==> flow/design.v <==
module spi_port (
    input wire clk,                
    input wire rst_n,              
    input wire spi_clk,           
    input wire spi_mosi,          
    output wire spi_miso,         
    input wire spi_cs_n,          
    output reg [15:0] capture_reg
);
    reg [15:0] shift_reg;          
    reg cs_n_prev;                 
    always @(posedge clk or negedge rst_n) begin
        if (!rst_n) begin
            shift_reg <= 16'b0;
            capture_reg <= 16'b0;
            cs_n_prev <= 1'b1;
        end else begin
            cs_n_prev <= spi_cs_n;
            if (!spi_cs_n) begin
                shift_reg <= {shift_reg[14:0], spi_mosi};
            end else if (cs_n_prev == 1'b0 && spi_cs_n == 1'b1) begin
                capture_reg <= shift_reg;
            end
        end
    end
    assign spi_miso = 1'b0;
    wire _unused_spi_clk = spi_clk;
endmodule
module config_memory #(
    parameter NUM_ADDRESSES = 8  
)(
    input wire clk,                    
    input wire rst_n,                  
    input wire [7:0] addr,             
    input wire [7:0] data_in,          
    input wire wr_en,                  
    input wire rd_en,                  
    output reg [7:0] data_out         
);
    reg [7:0] memory [0:NUM_ADDRESSES-1];  
    integer i;
    always @(posedge clk or negedge rst_n) begin
        if (!rst_n) begin
            for (i = 0; i < NUM_ADDRESSES; i = i + 1) begin
                memory[i] <= 8'b0;
            end
        end else if (wr_en && addr < NUM_ADDRESSES) begin
            memory[addr[2:0]] <= data_in;
        end
    end
    always @(posedge clk) begin
        if (rd_en) begin
            data_out <= (addr < NUM_ADDRESSES) ? memory[addr[2:0]] : 8'b0;
        end
    end
endmodule
module demux1to2 (
    input wire clk,                
    input wire rst_n,              
    input wire [7:0]sel,     
    input wire [7:0] d,            
    output wire [7:0] a,
    output wire [7:0] b            
);
    reg [7:0] a_hold;
    reg [7:0] b_hold;
    always @(posedge clk or negedge rst_n) begin
        if (!rst_n) begin
            a_hold <= 8'b0;
            b_hold <= 8'b0;
        end else begin
            case(sel)
                8'd0: a_hold <= d;
                8'd1: b_hold <= d;
                default: ;
            endcase
        end
    end
    assign a = (sel == 8'd0) ? d : a_hold;
    assign b = (sel == 8'd1) ? d : b_hold;
endmodule
module decimator (
    input wire clk,                
    input wire rst,                
    input wire [7:0] decimation_ratio,  
    input wire data,               
    output reg out,               
    output reg dec_clk            
);
    reg [7:0] counter;           
    always @(posedge clk or posedge rst) begin
        if (rst) begin
            counter <= 8'b0;
            out <= 1'b0;
            dec_clk <= 1'b0;
        end else begin
            if (decimation_ratio == 8'b1) begin
                out <= data;
            end else begin
                counter <= counter + 1;
                if (counter >= decimation_ratio-1) begin
                    counter <= 8'b0;
                    out <= data;
                    dec_clk <= ~dec_clk;
                end
            end
        end
    end
endmodule
module buffer #(
    parameter MAX_LENGTH = 256
)(
    input wire clk,             
    input wire rst,             
    input wire en,              
    input wire data_1,          
    input wire data_2,          
    input wire [7:0] length,    
    output reg [7:0] corr,      
    output reg pos,
    output reg neg
);
    reg [MAX_LENGTH-1:0] shift_reg_1;
    reg [MAX_LENGTH-1:0] shift_reg_2;
    reg [7:0] corr_neg;
    reg [7:0] corr_pos;
    integer i;
    always @(posedge clk or posedge rst) begin
        if (rst) begin
            shift_reg_1 <= {MAX_LENGTH{1'b0}};
            shift_reg_2 <= {MAX_LENGTH{1'b0}};
            pos <= 1'b0;
            neg <= 1'b0;
            corr <= 8'b0;
            corr_neg <= 8'b0;
            corr_pos <= 8'b0;
        end else if (en) begin
            shift_reg_1 <= {shift_reg_1[MAX_LENGTH-2:0], data_1};
            shift_reg_2 <= {shift_reg_2[MAX_LENGTH-2:0], data_2};
            corr <= corr + (data_1 ^ data_2) - (shift_reg_1[MAX_LENGTH - 1] ^ shift_reg_2[MAX_LENGTH - 1]) ;
            if (length > 1) begin
                corr_neg <= corr_neg + (shift_reg_1[0] ^ data_2) - (shift_reg_1[MAX_LENGTH - 1] ^ shift_reg_2[MAX_LENGTH - 2]);
                corr_pos <= corr_pos + (data_1 ^ shift_reg_2[0]) - (shift_reg_1[MAX_LENGTH - 2] ^ shift_reg_2[MAX_LENGTH - 1]);
            end
            if (corr_neg < corr_pos) begin
                neg <= 1'b1;
                pos <= 1'b0;
            end else if (corr_pos < corr_neg) begin
                pos <= 1'b1;
                neg <= 1'b0;
            end else begin
                pos <= 1'b0;
                neg <= 1'b0;
            end
        end
    end
endmodule
module top_module(
    input wire clk,
    input wire rst,
    input wire spi_mosi,
    input wire spi_cs_n,
    input wire mic_data_1,
    input wire mic_data_2,
    output wire [7:0] out,
    output wire pos,
    output wire neg
);
wire [7:0] addr;
wire [7:0] value;
wire wr_en = 1;
wire rd_en = 1;
wire [7:0] mem_out;
wire [7:0] decimation_ratio;
wire dec_data_1;
wire dec_data_2;
wire dec_clk;
wire [7:0] filter_length;
wire [7:0] filter_out;
wire [15:0] capture_reg;
wire dummy;
wire dummy2;
wire corr_dec_en;
assign addr = capture_reg[15:8];
assign value = capture_reg[7:0];
    spi_port u_spi_port(
        .clk(clk),
        .rst_n(!rst),
        .spi_clk(clk),
        .spi_mosi(spi_mosi),
        .spi_miso(dummy),
        .spi_cs_n(spi_cs_n),
        .capture_reg(capture_reg)
    );
    config_memory u_memory(
        .clk(clk),            
        .rst_n(!rst),          
        .addr(addr),     
        .data_in(value),  
        .wr_en(wr_en),          
        .rd_en(rd_en),          
        .data_out(mem_out) 
    );
    demux1to2 u_demux1to2(
        .clk(clk),
        .rst_n(!rst),
        .sel(addr),
        .d(mem_out),
        .a(decimation_ratio),  
        .b(filter_length)
    );
    decimator u_decimator_1(
        .clk(clk),              
        .rst(rst),              
        .decimation_ratio(decimation_ratio),
        .data(mic_data_1),             
        .out(dec_data_1),              
        .dec_clk(dec_clk)           
    );
    decimator u_decimator_2(
        .clk(clk),              
        .rst(rst),              
        .decimation_ratio(decimation_ratio),
        .data(mic_data_2),             
        .out(dec_data_2),              
        .dec_clk(dummy2)           
    );
    buffer u_buffer(
        .clk(clk),         
        .rst(rst),         
        .en(corr_dec_en),
        .data_1(dec_data_1),        
        .data_2(dec_data_2),        
        .length(filter_length),
        .corr(out),
        .pos(pos),
        .neg(neg)   
    );
reg dec_clk_q;
always @(posedge clk or posedge rst) begin
    if (rst) dec_clk_q <= 1'b0;
    else dec_clk_q <= dec_clk;
end
assign corr_dec_en = (decimation_ratio == 8'b1) | (dec_clk & ~dec_clk_q);
endmodule
; ---- Reports on top_module
; The steps from the RTL of top_module to its reports follow in flow order.
; Line numbers count from 1 in the design file above.
; Library cell names are shortened.
; The mark n/a stands for no value.
[design]
top_module = top_module
clock_port = clk
library = sky130hd
lib_corner = tt_025C_1v80

; ---- After elaboration
; Yosys after proc, flatten, opt, wreduce and memory -nomap, before mapping. Print and check cells are not counted. Equal cells are merged and count once.
[bits]
ff_bits = 679
latchBits = 0
mem_bits_rw = 0
rom_bits = 0
clocked_rd_ports_x_width = 0
n_memories = 0
input_bits = 6
output_inout_bits = 10
wordCells = 91
[op_classes]
add_sub_neg = 9
mul = 0
div_mod_pow = 0
compare = 6
equal = 9
shift = 0
mux = 12
n_logic = 12
reduce_logical = 16
[op_table]
columns = cell, n
row1 = greater-or-equal comparator 8 x 32 -> 1 bit, 2
row2 = parallel mux 8 bit (select 8 bit), 1
row3 = 2-to-1 mux 8 bit, 4
row4 = adder 8 bit, 3
row5 = subtractor 8 bit, 3
row6 = AND reduction 2 bit, 11
row7 = adder 8 x 1 -> 8 bit with constant B, 2
row8 = equality test 8 x 1 -> 1 bit with constant B, 2
row9 = less-than comparator 8 bit, 2
row10 = equality test 3 bit with constant B, 4
row11 = subtractor 8 x 1 -> 9 bit with constant B, 1
row12 = > comparator 8 x 1 -> 1 bit with constant B, 1
row13 = less-than comparator 8 x 4 -> 1 bit with constant B, 1
row14 = zero test 8 bit, 1
row15 = 2-to-1 mux 1 bit, 7
row16 = XOR 1 bit, 6
row17 = equality test 3 x 2 -> 1 bit with constant B, 2
row18 = NOT 1 bit, 4
row19 = nonzero test 2 bit, 2
row20 = equality test 3 x 1 -> 1 bit with constant B, 1
row21 = zero test 3 bit, 1
row22 = bitwise AND 1 bit, 1
row23 = bitwise OR 1 bit, 1
row24 = logical AND 1 bit, 1

; ---- Depth
; Yosys ltp: most cells in a row. Word level: on the elaborated netlist, between registers, memories and ports. Mapped: between sequential cells and ports; inverters and the memories' decode and read muxes count.
[logic_depth]
depth_word = 6
ABC_AREA = 0
ltp_mapped = 15
depth_no_buf = 13

; ---- After synthesis
; The flow's flattened synthesis, as Yosys stat reports it; memories are mapped. The netlist is that of the ABC_AREA named above (0 if unset); the other value can give another one.
[types]
columns = cell, n, type_area_um2
row1 = dfrtp_1, 669, 1.67E+04
row2 = nand2_1, 1577, 5.92E+03
row3 = mux2_2, 113, 1272.47
row4 = ha_1, 45, 563.04
row5 = buf_2, 63, 315.302
row6 = clkbuf_1, 76, 285.274
row7 = o21ai_0, 46, 230.221
row8 = xor2_1, 26, 227.718
row9 = nor2_1, 50, 187.68
row10 = inv_1, 49, 183.926
row11 = dfxtp_1, 8, 160.154
row12 = a21oi_1, 31, 155.149
row13 = mux2i_1, 12, 120.115
row14 = xnor2_1, 13, 113.859
row15 = nor2b_1, 15, 93.84
row16 = a21o_1, 10, 75.072
row17 = fa_1, 3, 60.058
row18 = nand3_1, 11, 55.053
; Not listed: further types 41, cells in them 118.
[synth_totals]
mapped_cells = 2935
mapped_area_um2 = 27670.3
seqArea_um2 = 16927.5
ffs = 678
n_buf = 143
; The figures by module come from a second, unflattened synthesis with its own total; it is not the netlist above.
[unflattened]
hier_cells = 1863
hier_area_um2 = 28041.9
; Rows give one instance, submodules left out.
[modules]
columns = mod, n_inst, n_cells, mod_area_um2, mod_seq_area_um2
row1 = buffer, 1, 1325, 21020.2, 13462.9
row2 = config_memory, 1, 229, 3345.7, 1841.8
row3 = decimator, 2, 97, 825.8, 250.2
row4 = spi_port, 1, 72, 1297.5, 827.0
row5 = demux1to2, 1, 36, 660.6, 400.4
row6 = top_module, 1, 7, 66.3, 25.0

; ---- Timing after synthesis
; Path of least setup slack by OpenSTA after synthesis, without wires, with an ideal clock, recovery checks aside; 20% of the period is set as input and as output delay. Where synthesis merged equal registers, the netlist keeps one of their names.
[synth_path]
path_type = flip-flop to flip-flop
from = reg u_spi_port.capture_reg[12]
to = reg u_decimator_2.out
clock_period_ns = 8.0
setup_time_ns = 0.125
t_first_pin_ns = 0.000
t_arrival_ns = 3.993
required_ns = 7.875
path_slack_ns = 3.882
delay_ns = 4.118
stages = 16
path_buffers = 2
period_less_setup_slack_ns = 4.118
; "delay_ns" is the arrival time less input delay plus setup time.
; "stages" counts driving pins, that of a launching flip-flop among them; a cell with two outputs on the path counts twice.
; "period_less_setup_slack_ns" = period - worst setup slack (recovery checks aside). The figure is calculated, with input and output delays left at 20% of the set period.
; Between the ends stands the longest chain of elaborated cells between them, by number of cells; it is not shown to be the way that was timed. Of several equally long chains one is given.
; A line is the first line of the expression or statement that the cell stems from. Yosys adds cells for indexed reads and writes and turns some case tables into memories.
; A register here has more assigning lines than the two given.
[synth_between]
cell_sequence = dfrtp_1 or4_1 buf_2 nor3_4 buf_2 mux2i_1 ha_1 xor2_1 ha_1 o21ai_0 o21bai_1 a21oi_1 a2111oi_2 o22ai_1 o21ai_1 mux2_2
elab_chain_len = 6
cone_cells = 8
cone_classes = add/sub: 1; compare: 1; eq/ne: 1; mux: 3; reduce/logical: 2
[synth_lines]
columns = item, line_no
row1 = "start, declared", 8  ; output reg [15:0] capture_reg
row2 = "start, assigned", 15  ; capture_reg <= 16'b0;
row3 = "start, assigned", 22  ; capture_reg <= shift_reg;
row4 = zero test 8 bit, 79  ; assign a = (sel == 8'd0) ? d : a_hold;
row5 = 2-to-1 mux 8 bit, 79
row6 = subtractor 8 x 1 -> 9 bit, 101  ; if (counter >= decimation_ratio-1) begin
row7 = greater-or-equal comparator 8 x 32 -> 1 bit, 101
row8 = 2-to-1 mux 1 bit, 101
row9 = 2-to-1 mux 1 bit, 97  ; if (decimation_ratio == 8'b1) begin
row10 = "end, assigned", 98  ; out <= data;
row11 = "end, assigned", 103  ; out <= data;
row12 = "end, declared", 87  ; output reg out,

; ---- Timing after layout
; From the final timing report of stored run 1: the path of least setup slack in the routed layout; clock arrival at registers is part of the times.
[layout_path]
path_type = flip-flop to flip-flop
from = reg u_spi_port.capture_reg[8]
to = reg u_decimator_2.out
clock_period_ns = 8.0
setup_time_ns = 0.07
t_first_pin_ns = 0.59
t_arrival_ns = 5.65
required_ns = 8.54
path_slack_ns = 2.89
stages = 15
path_buffers = 1
; Between the ends stands the longest chain of elaborated cells between them, by number of cells; it is not shown to be the way that was timed. Of several equally long chains one is given.
; A register here has more assigning lines than the two given.
[layout_between]
cell_sequence = dfrtp_1 or3_1 nor3_4 buf_4 mux2i_1 ha_1 xor2_1 ha_1 o21ai_0 o21bai_1 a21oi_1 a2111oi_2 o22ai_1 o21ai_1 mux2_2
elab_chain_len = 6
cone_cells = 8
cone_classes = add/sub: 1; compare: 1; eq/ne: 1; mux: 3; reduce/logical: 2
[layout_lines]
columns = item, line_no
row1 = "start, declared", 8  ; output reg [15:0] capture_reg
row2 = "start, assigned", 15  ; capture_reg <= 16'b0;
row3 = "start, assigned", 22  ; capture_reg <= shift_reg;
row4 = zero test 8 bit, 79  ; assign a = (sel == 8'd0) ? d : a_hold;
row5 = 2-to-1 mux 8 bit, 79
row6 = subtractor 8 x 1 -> 9 bit, 101  ; if (counter >= decimation_ratio-1) begin
row7 = greater-or-equal comparator 8 x 32 -> 1 bit, 101
row8 = 2-to-1 mux 1 bit, 101
row9 = 2-to-1 mux 1 bit, 97  ; if (decimation_ratio == 8'b1) begin
row10 = "end, assigned", 98  ; out <= data;
row11 = "end, assigned", 103  ; out <= data;
row12 = "end, declared", 87  ; output reg out,

; Module top_module, platform sky130hd: 6 stored runs of the flow (Yosys, OpenROAD) with differing settings, in no particular order. Input and output delays are each 20% of the period that was set; the output load is 0.01 pF.

[stored run 1: settings]
ABC_AREA = 0
CAP_MARGIN = 5
CELL_PAD_IN_SITES_DETAIL_PLACEMENT = 1
CELL_PAD_IN_SITES_GLOBAL_PLACEMENT = 3
CORE_ASPECT_RATIO = 1.06
CORE_MARGIN = 8
CTS_CLUSTER_DIAMETER = 382
CTS_CLUSTER_SIZE = 58
GPL_ROUTABILITY_DRIVEN = 1
HOLD_SLACK_MARGIN = 0.22
MIN_ROUTING_LAYER = met2
SETUP_SLACK_MARGIN = 1.13
SLEW_MARGIN = 10
period_ns = 8.0
CORE_UTILIZATION = 40
[stored run 1: results]
ws_setup_ns = 2.889
die_footprint_um2 = 77852.0
yosys_chip_area_um2 = 27670.3
hold_worst_slack_ns = 0.412
finalCellArea_um2 = 29005.3

[stored run 2: settings]
ABC_AREA = 0
CAP_MARGIN = 15
CELL_PAD_IN_SITES_GLOBAL_PLACEMENT = 0
CORE_ASPECT_RATIO = 1.79
CORE_UTILIZATION = 21
CTS_CLUSTER_SIZE = 64
GPL_TIMING_DRIVEN = 0
PLACE_DENSITY_LB_ADDON = 0.01
period_ns = 8.11
CORE_MARGIN = 2
SLEW_MARGIN = 20
[stored run 2: results]
finalCellArea_um2 = 33009.2
hold_worst_slack_ns = 0.374
yosys_chip_area_um2 = 27670.3
die_footprint_um2 = 134808.0
ws_setup_ns = 3.054

[stored run 3: settings]
ABC_AREA = 0
CAP_MARGIN = 25
CORE_ASPECT_RATIO = 0.59
CORE_UTILIZATION = 65
GPL_ROUTABILITY_DRIVEN = 1
GPL_TIMING_DRIVEN = 0
MIN_ROUTING_LAYER = met1
SETUP_SLACK_MARGIN = 1.47
TNS_END_PERCENT = 10
period_ns = 7.83
CORE_MARGIN = 2
SLEW_MARGIN = 20
[stored run 3: results]
die_footprint_um2 = 44293.7
ws_setup_ns = 2.831
finalCellArea_um2 = 31038.5
hold_worst_slack_ns = 0.393
yosys_chip_area_um2 = 27670.3

[stored run 4: settings]
CELL_PAD_IN_SITES_DETAIL_PLACEMENT = 1
CELL_PAD_IN_SITES_GLOBAL_PLACEMENT = 2
CORE_MARGIN = 3
CORE_UTILIZATION = 50
MAX_ROUTING_LAYER = met5
MIN_ROUTING_LAYER = met2
PLACE_DENSITY = 0.5
TNS_END_PERCENT = 20
period_ns = 5.14
CAP_MARGIN = 20
SLEW_MARGIN = 20
[stored run 4: results]
ws_setup_ns = 0.520
hold_worst_slack_ns = 0.386
yosys_chip_area_um2 = 27670.3
finalCellArea_um2 = 30894.6
die_footprint_um2 = 58199.2

[stored run 5: settings]
CORE_MARGIN = 9
CORE_UTILIZATION = 40
CTS_CLUSTER_SIZE = 11
GPL_ROUTABILITY_DRIVEN = 0
SLEW_MARGIN = 25
period_ns = 6.74
CAP_MARGIN = 20
[stored run 5: results]
die_footprint_um2 = 78966.6
finalCellArea_um2 = 30986.0
ws_setup_ns = 1.617
yosys_chip_area_um2 = 27670.3
hold_worst_slack_ns = 0.379

[stored run 6: settings]
CORE_UTILIZATION = 16
period_ns = 5.06
CAP_MARGIN = 20
CORE_MARGIN = 2
SLEW_MARGIN = 20
[stored run 6: results]
hold_worst_slack_ns = 0.388
ws_setup_ns = 0.648
die_footprint_um2 = 176282.0
yosys_chip_area_um2 = 27670.3
finalCellArea_um2 = 32885.3
